==> flow/design.v <==
module part2 (
    clear,
    clock,
    digit,
    digit_valid,
    end_of_line,
    total,
    line_result
);
    input clear;
    input clock;
    input [3:0] digit;
    input digit_valid;
    input end_of_line;
    output [63:0] total;
    output [47:0] line_result;
    wire [63:0] _205;
    wire [47:0] _38;
    wire [43:0] _196;
    wire [47:0] _197;
    wire [47:0] _193;
    wire [47:0] _186;
    wire [47:0] _172;
    wire [47:0] _158;
    wire [47:0] _144;
    wire [47:0] _130;
    wire [47:0] _116;
    wire [47:0] _102;
    wire [47:0] _88;
    wire [47:0] _74;
    wire [47:0] _60;
    wire vdd;
    wire _3;
    wire _5;
    wire [47:0] _49;
    wire [3:0] _7;
    wire [47:0] _45;
    wire _46;
    wire _47;
    wire [47:0] _50;
    wire [47:0] _52;
    wire [47:0] _8;
    reg [47:0] _43;
    wire [47:0] _9;
    wire [95:0] _57;
    wire [47:0] _58;
    wire [47:0] _61;
    wire _62;
    wire _63;
    wire [47:0] _64;
    wire [47:0] _66;
    wire [47:0] _10;
    reg [47:0] _55;
    wire [47:0] _11;
    wire [95:0] _71;
    wire [47:0] _72;
    wire [47:0] _75;
    wire _76;
    wire _77;
    wire [47:0] _78;
    wire [47:0] _80;
    wire [47:0] _12;
    reg [47:0] _69;
    wire [47:0] _13;
    wire [95:0] _85;
    wire [47:0] _86;
    wire [47:0] _89;
    wire _90;
    wire _91;
    wire [47:0] _92;
    wire [47:0] _94;
    wire [47:0] _14;
    reg [47:0] _83;
    wire [47:0] _15;
    wire [95:0] _99;
    wire [47:0] _100;
    wire [47:0] _103;
    wire _104;
    wire _105;
    wire [47:0] _106;
    wire [47:0] _108;
    wire [47:0] _16;
    reg [47:0] _97;
    wire [47:0] _17;
    wire [95:0] _113;
    wire [47:0] _114;
    wire [47:0] _117;
    wire _118;
    wire _119;
    wire [47:0] _120;
    wire [47:0] _122;
    wire [47:0] _18;
    reg [47:0] _111;
    wire [47:0] _19;
    wire [95:0] _127;
    wire [47:0] _128;
    wire [47:0] _131;
    wire _132;
    wire _133;
    wire [47:0] _134;
    wire [47:0] _136;
    wire [47:0] _20;
    reg [47:0] _125;
    wire [47:0] _21;
    wire [95:0] _141;
    wire [47:0] _142;
    wire [47:0] _145;
    wire _146;
    wire _147;
    wire [47:0] _148;
    wire [47:0] _150;
    wire [47:0] _22;
    reg [47:0] _139;
    wire [47:0] _23;
    wire [95:0] _155;
    wire [47:0] _156;
    wire [47:0] _159;
    wire _160;
    wire _161;
    wire [47:0] _162;
    wire [47:0] _164;
    wire [47:0] _24;
    reg [47:0] _153;
    wire [47:0] _25;
    wire [95:0] _169;
    wire [47:0] _170;
    wire [47:0] _173;
    wire _174;
    wire _175;
    wire [47:0] _176;
    wire [47:0] _178;
    wire [47:0] _26;
    reg [47:0] _167;
    wire [47:0] _27;
    wire [95:0] _183;
    wire [47:0] _184;
    wire [47:0] _187;
    wire _188;
    wire _189;
    wire [47:0] _190;
    wire [47:0] _192;
    wire [47:0] _28;
    reg [47:0] _181;
    wire [47:0] _29;
    wire [95:0] _194;
    wire [47:0] _195;
    wire [47:0] _198;
    wire _199;
    wire _31;
    wire _200;
    wire [47:0] _201;
    wire _33;
    wire [47:0] _203;
    wire [47:0] _34;
    reg [47:0] _40;
    wire [15:0] _207;
    wire [63:0] _208;
    wire [63:0] _209;
    wire [63:0] _35;
    reg [63:0] _206;
    assign _205 = 64'b0000000000000000000000000000000000000000000000000000000000000000;
    assign _38 = 48'b000000000000000000000000000000000000000000000000;
    assign _196 = 44'b00000000000000000000000000000000000000000000;
    assign _197 = { _196,
                    _7 };
    assign _193 = 48'b000000000000000000000000000000000000000000001010;
    assign _186 = { _196,
                    _7 };
    assign _172 = { _196,
                    _7 };
    assign _158 = { _196,
                    _7 };
    assign _144 = { _196,
                    _7 };
    assign _130 = { _196,
                    _7 };
    assign _116 = { _196,
                    _7 };
    assign _102 = { _196,
                    _7 };
    assign _88 = { _196,
                   _7 };
    assign _74 = { _196,
                   _7 };
    assign _60 = { _196,
                   _7 };
    assign vdd = 1'b1;
    assign _3 = clear;
    assign _5 = clock;
    assign _49 = { _196,
                   _7 };
    assign _7 = digit;
    assign _45 = { _196,
                   _7 };
    assign _46 = _43 < _45;
    assign _47 = _31 & _46;
    assign _50 = _47 ? _49 : _43;
    assign _52 = _33 ? _38 : _50;
    assign _8 = _52;
    always @(posedge _5) begin
        if (_3)
            _43 <= _38;
        else
            _43 <= _8;
    end
    assign _9 = _43;
    assign _57 = _9 * _193;
    assign _58 = _57[47:0];
    assign _61 = _58 + _60;
    assign _62 = _55 < _61;
    assign _63 = _31 & _62;
    assign _64 = _63 ? _61 : _55;
    assign _66 = _33 ? _38 : _64;
    assign _10 = _66;
    always @(posedge _5) begin
        if (_3)
            _55 <= _38;
        else
            _55 <= _10;
    end
    assign _11 = _55;
    assign _71 = _11 * _193;
    assign _72 = _71[47:0];
    assign _75 = _72 + _74;
    assign _76 = _69 < _75;
    assign _77 = _31 & _76;
    assign _78 = _77 ? _75 : _69;
    assign _80 = _33 ? _38 : _78;
    assign _12 = _80;
    always @(posedge _5) begin
        if (_3)
            _69 <= _38;
        else
            _69 <= _12;
    end
    assign _13 = _69;
    assign _85 = _13 * _193;
    assign _86 = _85[47:0];
    assign _89 = _86 + _88;
    assign _90 = _83 < _89;
    assign _91 = _31 & _90;
    assign _92 = _91 ? _89 : _83;
    assign _94 = _33 ? _38 : _92;
    assign _14 = _94;
    always @(posedge _5) begin
        if (_3)
            _83 <= _38;
        else
            _83 <= _14;
    end
    assign _15 = _83;
    assign _99 = _15 * _193;
    assign _100 = _99[47:0];
    assign _103 = _100 + _102;
    assign _104 = _97 < _103;
    assign _105 = _31 & _104;
    assign _106 = _105 ? _103 : _97;
    assign _108 = _33 ? _38 : _106;
    assign _16 = _108;
    always @(posedge _5) begin
        if (_3)
            _97 <= _38;
        else
            _97 <= _16;
    end
    assign _17 = _97;
    assign _113 = _17 * _193;
    assign _114 = _113[47:0];
    assign _117 = _114 + _116;
    assign _118 = _111 < _117;
    assign _119 = _31 & _118;
    assign _120 = _119 ? _117 : _111;
    assign _122 = _33 ? _38 : _120;
    assign _18 = _122;
    always @(posedge _5) begin
        if (_3)
            _111 <= _38;
        else
            _111 <= _18;
    end
    assign _19 = _111;
    assign _127 = _19 * _193;
    assign _128 = _127[47:0];
    assign _131 = _128 + _130;
    assign _132 = _125 < _131;
    assign _133 = _31 & _132;
    assign _134 = _133 ? _131 : _125;
    assign _136 = _33 ? _38 : _134;
    assign _20 = _136;
    always @(posedge _5) begin
        if (_3)
            _125 <= _38;
        else
            _125 <= _20;
    end
    assign _21 = _125;
    assign _141 = _21 * _193;
    assign _142 = _141[47:0];
    assign _145 = _142 + _144;
    assign _146 = _139 < _145;
    assign _147 = _31 & _146;
    assign _148 = _147 ? _145 : _139;
    assign _150 = _33 ? _38 : _148;
    assign _22 = _150;
    always @(posedge _5) begin
        if (_3)
            _139 <= _38;
        else
            _139 <= _22;
    end
    assign _23 = _139;
    assign _155 = _23 * _193;
    assign _156 = _155[47:0];
    assign _159 = _156 + _158;
    assign _160 = _153 < _159;
    assign _161 = _31 & _160;
    assign _162 = _161 ? _159 : _153;
    assign _164 = _33 ? _38 : _162;
    assign _24 = _164;
    always @(posedge _5) begin
        if (_3)
            _153 <= _38;
        else
            _153 <= _24;
    end
    assign _25 = _153;
    assign _169 = _25 * _193;
    assign _170 = _169[47:0];
    assign _173 = _170 + _172;
    assign _174 = _167 < _173;
    assign _175 = _31 & _174;
    assign _176 = _175 ? _173 : _167;
    assign _178 = _33 ? _38 : _176;
    assign _26 = _178;
    always @(posedge _5) begin
        if (_3)
            _167 <= _38;
        else
            _167 <= _26;
    end
    assign _27 = _167;
    assign _183 = _27 * _193;
    assign _184 = _183[47:0];
    assign _187 = _184 + _186;
    assign _188 = _181 < _187;
    assign _189 = _31 & _188;
    assign _190 = _189 ? _187 : _181;
    assign _192 = _33 ? _38 : _190;
    assign _28 = _192;
    always @(posedge _5) begin
        if (_3)
            _181 <= _38;
        else
            _181 <= _28;
    end
    assign _29 = _181;
    assign _194 = _29 * _193;
    assign _195 = _194[47:0];
    assign _198 = _195 + _197;
    assign _199 = _40 < _198;
    assign _31 = digit_valid;
    assign _200 = _31 & _199;
    assign _201 = _200 ? _198 : _40;
    assign _33 = end_of_line;
    assign _203 = _33 ? _38 : _201;
    assign _34 = _203;
    always @(posedge _5) begin
        if (_3)
            _40 <= _38;
        else
            _40 <= _34;
    end
    assign _207 = 16'b0000000000000000;
    assign _208 = { _207,
                    _40 };
    assign _209 = _206 + _208;
    assign _35 = _209;
    always @(posedge _5) begin
        if (_3)
            _206 <= _205;
        else
            if (_33)
                _206 <= _35;
    end
    assign total = _206;
    assign line_result = _40;
endmodule
* Reports on part2
The steps from the RTL of part2 to its reports follow in flow order.
Line numbers count from 1 in the design file above.
Operators: Yosys type, input widths -> output width; for muxes data width and select width s.
Cell names lack the library's common part.
A cell with n/a has no value.
- Design top :: part2
- Clock input :: clock
- Cell library :: sky130hd
- Library corner :: tt_025C_1v80

* Elaborated design
Yosys after proc, flatten, opt, wreduce and memory -nomap, before mapping. Enables and synchronous resets that opt folds into registers are not counted as muxes. Memory bits, and registers merged into a memory's read port (data or address), are not among the register bits. Print and check cells are not counted. Equal cells are merged and count once.
- Flip-flop bits (word level) :: 596
- Bits in latches :: 0
- Memory bits (writable) :: 0
- Bits in read-only memories :: 0
- Word width x clocked read ports :: 0
- Memory cells :: 0
- Bits of input ports :: 8
- Output and inout bits :: 112
- Word-level cells :: 61
- Add/subtract/negate cells :: 12
- Multipliers :: 11
- Divide/modulo/power cells :: 0
- Magnitude comparators :: 12
- Equality and inequality tests :: 0
- Shift-type cells :: 0
- Mux-type cells :: 0
- Bitwise logic cells :: 12
- Reductions and logical operators :: 1
** Operator list (count)
- $mul 48x3->47 const B :: 10
- $add 48x4->48 :: 10
- $lt 48x48->1 :: 10
- $add 64x48->64 :: 1
- $lt 48x9->1 :: 1
- $mul 4x3->7 const B :: 1
- $and 1x1->1 :: 12
- $add 8x4->9 :: 1
- $lt 4x4->1 :: 1
- $reduce_or 2->1 :: 1

* Logic depth
Depth = most cells in a row (Yosys ltp): at word level without a register or memory, in the mapped netlist without a sequential cell, where the memories' decode and read muxes count.
- Depth in word-level cells :: 4
- ABC_AREA :: 0
- Mapped depth :: 29
- Gate-level depth less buffers :: 26

* Netlist
Yosys stat after the flow's synthesis: flattened, memories mapped to cells. It holds for the ABC_AREA given above (unset counts as 0); a run with the other value may have another netlist.
Totals and module areas in this step are rounded.
- Cells in the netlist :: 6594
- Synthesis area :: 0.0524 mm^2
- Area of sequential cells :: 0.00849 mm^2
- Flip-flop cells :: 424
- Buffer cells :: 258
** Cell types
- ha_1 :: count 999, area in all 1.25E+04 um^2
- dfxtp_1 :: count 424, area in all 8.49E+03 um^2
- xnor2_1 :: count 305, area in all 2.67E+03 um^2
- a21oi_1 :: count 515, area in all 2.58E+03 um^2
- nor2_1 :: count 604, area in all 2.27E+03 um^2
- xor2_1 :: count 237, area in all 2.08E+03 um^2
- a21o_1 :: count 260, area in all 1.95E+03 um^2
- a211oi_1 :: count 256, area in all 1.92E+03 um^2
- nand2_1 :: count 448, area in all 1.68E+03 um^2
- o21ai_0 :: count 327, area in all 1636.57 um^2
- mux2i_1 :: count 95, area in all 950.912 um^2
- nand4_1 :: count 145, area in all 907.12 um^2
- nand3_1 :: count 179, area in all 895.859 um^2
- clkbuf_1 :: count 225, area in all 844.56 um^2
- nor3_1 :: count 157, area in all 785.754 um^2
- inv_1 :: count 193, area in all 724.445 um^2
- o21a_1 :: count 72, area in all 540.518 um^2
- nand2b_1 :: count 82, area in all 512.992 um^2
Other cell types: 97; their cells: 1071.

* Worst setup path after synthesis
Source: OpenSTA report_checks on the synthesized netlist (no wires, ideal clock, input and output delay 20% of the period each), path of least setup slack; recovery checks are left aside. Register names are those of the netlist, which keeps one name where synthesis merged equal registers.
- Path kind :: register to register
- Start :: register _181[1]
- End :: register _40[30]
- Clock period :: 6500 ps
- Setup time :: 86 ps
- Time at the first pin :: 0 ps
- Arrival :: 6718 ps
- Path slack :: -303 ps
- Path delay :: 6804 ps
- Stages :: 29
- Buffers on the path :: 3
- Period reached after synthesis :: 6803 ps
"path delay" is the arrival time less input delay plus setup time.
"stages" counts driving pins, that of a launching flip-flop among them; a cell with two outputs on the path counts twice.
"period reached after synthesis" = period - worst setup slack (recovery checks aside). The figure is calculated, with input and output delays left at 20% of the set period.
The rows between start and end are the longest chain of elaborated cells between them; the timing report does not say that the signal goes this way. Where chains are equally long, one stands for them.
Each line given opens the expression or statement behind the cell; cells for indexed reads and writes are added by Yosys, which also makes memories of some case tables.
- Cell sequence :: dfxtp_1 -> ha_1 -> ha_1 -> inv_1 -> fa_1 -> xnor2_1 -> nand3b_1 -> nor3_1 -> o2111ai_1 -> nor4_1 -> and4b_1 -> nor3b_1 -> or4b_1 -> buf_2 -> nor3_1 -> xor2_1 -> ha_1 -> a21o_1 -> a21o_1 -> a21o_1 -> a21o_1 -> a21o_1 -> a21o_1 -> a221o_1 -> a31oi_1 -> clkbuf_1 -> clkbuf_1 -> nor2_1 -> a211oi_1
- Length of the longest elaborated chain :: 4
- Elaborated cells on any way between the ends :: 4
- Classes of those cells :: 1 x add/sub; 1 x mul; 1 x compare; 1 x logic
** RTL lines, path after synthesis
- start, declared :: line 143 : reg [47:0] _181;
- start, assigned :: line 352 : _181 <= _38;
- start, assigned :: line 354 : _181 <= _28;
- $mul 48x3->47 :: line 357 : assign _194 = _29 * _193;
- $add 48x4->48 :: line 359 : assign _198 = _195 + _197;
- $lt 48x48->1 :: line 360 : assign _199 = _40 < _198;
- $and 1x1->1 :: line 362 : assign _200 = _31 & _199;
- end, assigned :: line 369 : _40 <= _38;
- end, assigned :: line 371 : _40 <= _34;
- end, declared :: line 155 : reg [47:0] _40;

* Worst path after layout
Path of least setup slack in the final report of entry A (OpenROAD, finished layout, wires in). Where an end is a register, its clock arrival counts in the times.
The path's times are printed in steps of 10 ps; the period is the one set.
- Path kind :: input to register
- Start :: input port digit[1]
- End :: register _40[33]
- Clock period :: 9220 ps
- External input delay :: 1840 ps
- Setup time :: 80 ps
- Time at the first pin :: 1840 ps
- Arrival :: 7650 ps
- Path slack :: 2140 ps
- Stages :: 26
- Buffers on the path :: 5
The rows between start and end are the longest chain of elaborated cells between them; the timing report does not say that the signal goes this way. Where chains are equally long, one stands for them.
- Cell sequence :: clkbuf_2 -> ha_1 -> fa_1 -> a21o_1 -> o2111ai_1 -> nor4_4 -> and4b_2 -> nor3b_1 -> buf_4 -> or4b_1 -> buf_4 -> nor3_1 -> xor2_1 -> ha_1 -> a21o_1 -> a21o_1 -> a21o_1 -> a21o_1 -> a21o_1 -> a21o_1 -> a221o_1 -> a31oi_4 -> buf_4 -> clkbuf_16 -> nor2_1 -> a211oi_1
- Length of the longest elaborated chain :: 3
- Elaborated cells on any way between the ends :: 3
- Classes of those cells :: 1 x add/sub; 1 x compare; 1 x logic
** RTL lines, path post-layout
- start, declared :: line 12 : input [3:0] digit;
- $add 48x4->48 :: line 359 : assign _198 = _195 + _197;
- $lt 48x48->1 :: line 360 : assign _199 = _40 < _198;
- $and 1x1->1 :: line 362 : assign _200 = _31 & _199;
- end, assigned :: line 369 : _40 <= _38;
- end, assigned :: line 371 : _40 <= _34;
- end, declared :: line 155 : reg [47:0] _40;

Subject: part2 on sky130hd, stored results

Hello all,

Record of 2 stored runs of the RTL-to-layout flow on part2, platform sky130hd. The runs are unordered. Constraints: input delay and output delay 20% of the set period each, output load 0.01 pF.
By "reached clock period" is meant the clock period of the run minus its worst setup slack. This is arithmetic on one report: input and output delays are still those of the set period (20% each).
"time used up by the worst setup path" = time allowed to the worst setup path (clock period - input delay - output delay, where it has them) - its slack; a late launch clock adds to it, a late capture clock takes from it.
"total power after layout": no workload was simulated; the value follows from the tool's default switching activity.
"time used up by the worst setup path" is given in steps of 10 ps.
The measured numbers are rounded.

* Entry A
** Files
==> flow/run.sh <==
#!/bin/bash
# the make line also repeats the synthesis and layout settings of config.mk as NAME=value (left out here)
make -C /OpenROAD-flow-scripts/flow DESIGN_CONFIG=/design/flow/config.mk WORK_HOME=/design/flow/orfs CLKGATE_MAP_FILE= finish
==> flow/config.mk <==
export PLATFORM = sky130hd
export DESIGN_NAME = part2
export DESIGN_NICKNAME = part2
export VERILOG_FILES = /design/flow/design.v
export SDC_FILE = /design/flow/constraint.sdc
export NUM_CORES = 4
export LEC_CHECK = 0
export CAP_MARGIN = 20
export CELL_PAD_IN_SITES_DETAIL_PLACEMENT = 0
export CORE_ASPECT_RATIO = 1.6
export CORE_MARGIN = 8
export CORE_UTILIZATION = 66
export CTS_CLUSTER_DIAMETER = 61
export HOLD_SLACK_MARGIN = 0.18
export MAX_ROUTING_LAYER = met5
export MIN_ROUTING_LAYER = met1
export PLACE_DENSITY_LB_ADDON = 0.13
export SETUP_SLACK_MARGIN = 1.84
export SLEW_MARGIN = 25
==> flow/constraint.sdc <==
create_clock -name core_clock -period 9.22 [get_ports {clock}]
set_input_delay 1.8440 -clock core_clock [delete_from_list [all_inputs] [get_ports {clock}]]
set_output_delay 1.8440 -clock core_clock [all_outputs]
set_load 0.01 [all_outputs]
** Results
- Cell area after synthesis :: 0.0524 mm^2
- Area inside the die boundary :: 0.089 mm^2
- Standard-cell area of the final layout :: 0.0564 mm^2
- Final utilization :: 71.3 %
- Worst setup slack after layout :: 2140 ps
- Setup total negative slack :: 0 ps
- Worst hold slack in the final report :: 471 ps
- Total power after layout :: 10.5 mW
- Reached clock period :: 7084 ps
- Time used up by the worst setup path :: 5240 ps
- Critical path kind :: input to register

* Entry B
** Files
==> flow/run.sh <==
#!/bin/bash
# the make line also repeats the synthesis and layout settings of config.mk as NAME=value (left out here)
make -C /OpenROAD-flow-scripts/flow DESIGN_CONFIG=/design/flow/config.mk WORK_HOME=/design/flow/orfs CLKGATE_MAP_FILE= finish
==> flow/config.mk <==
export PLATFORM = sky130hd
export DESIGN_NAME = part2
export DESIGN_NICKNAME = part2
export VERILOG_FILES = /design/flow/design.v
export SDC_FILE = /design/flow/constraint.sdc
export NUM_CORES = 4
export LEC_CHECK = 0
export ABC_AREA = 1
export CAP_MARGIN = 20
export CELL_PAD_IN_SITES_DETAIL_PLACEMENT = 1
export CORE_ASPECT_RATIO = 0.77
export CORE_MARGIN = 5
export CORE_UTILIZATION = 18
export CTS_CLUSTER_DIAMETER = 158
export CTS_CLUSTER_SIZE = 12
export GPL_ROUTABILITY_DRIVEN = 1
export GPL_TIMING_DRIVEN = 0
export MAX_ROUTING_LAYER = met4
export SLEW_MARGIN = 20
export TNS_END_PERCENT = 65
==> flow/constraint.sdc <==
create_clock -name core_clock -period 5.9 [get_ports {clock}]
set_input_delay 1.1800 -clock core_clock [delete_from_list [all_inputs] [get_ports {clock}]]
set_output_delay 1.1800 -clock core_clock [all_outputs]
set_load 0.01 [all_outputs]
** Results
- Cell area after synthesis :: 0.0583 mm^2
- Area inside the die boundary :: 0.336 mm^2
- Standard-cell area of the final layout :: 0.0668 mm^2
- Final utilization :: 20.7 %
- Worst setup slack after layout :: 214 ps
- Setup total negative slack :: 0 ps
- Worst hold slack in the final report :: 490 ps
- Total power after layout :: 20.7 mW
- Reached clock period :: 5686 ps
- Time used up by the worst setup path :: 5690 ps
- Critical path kind :: register to register

Thanks
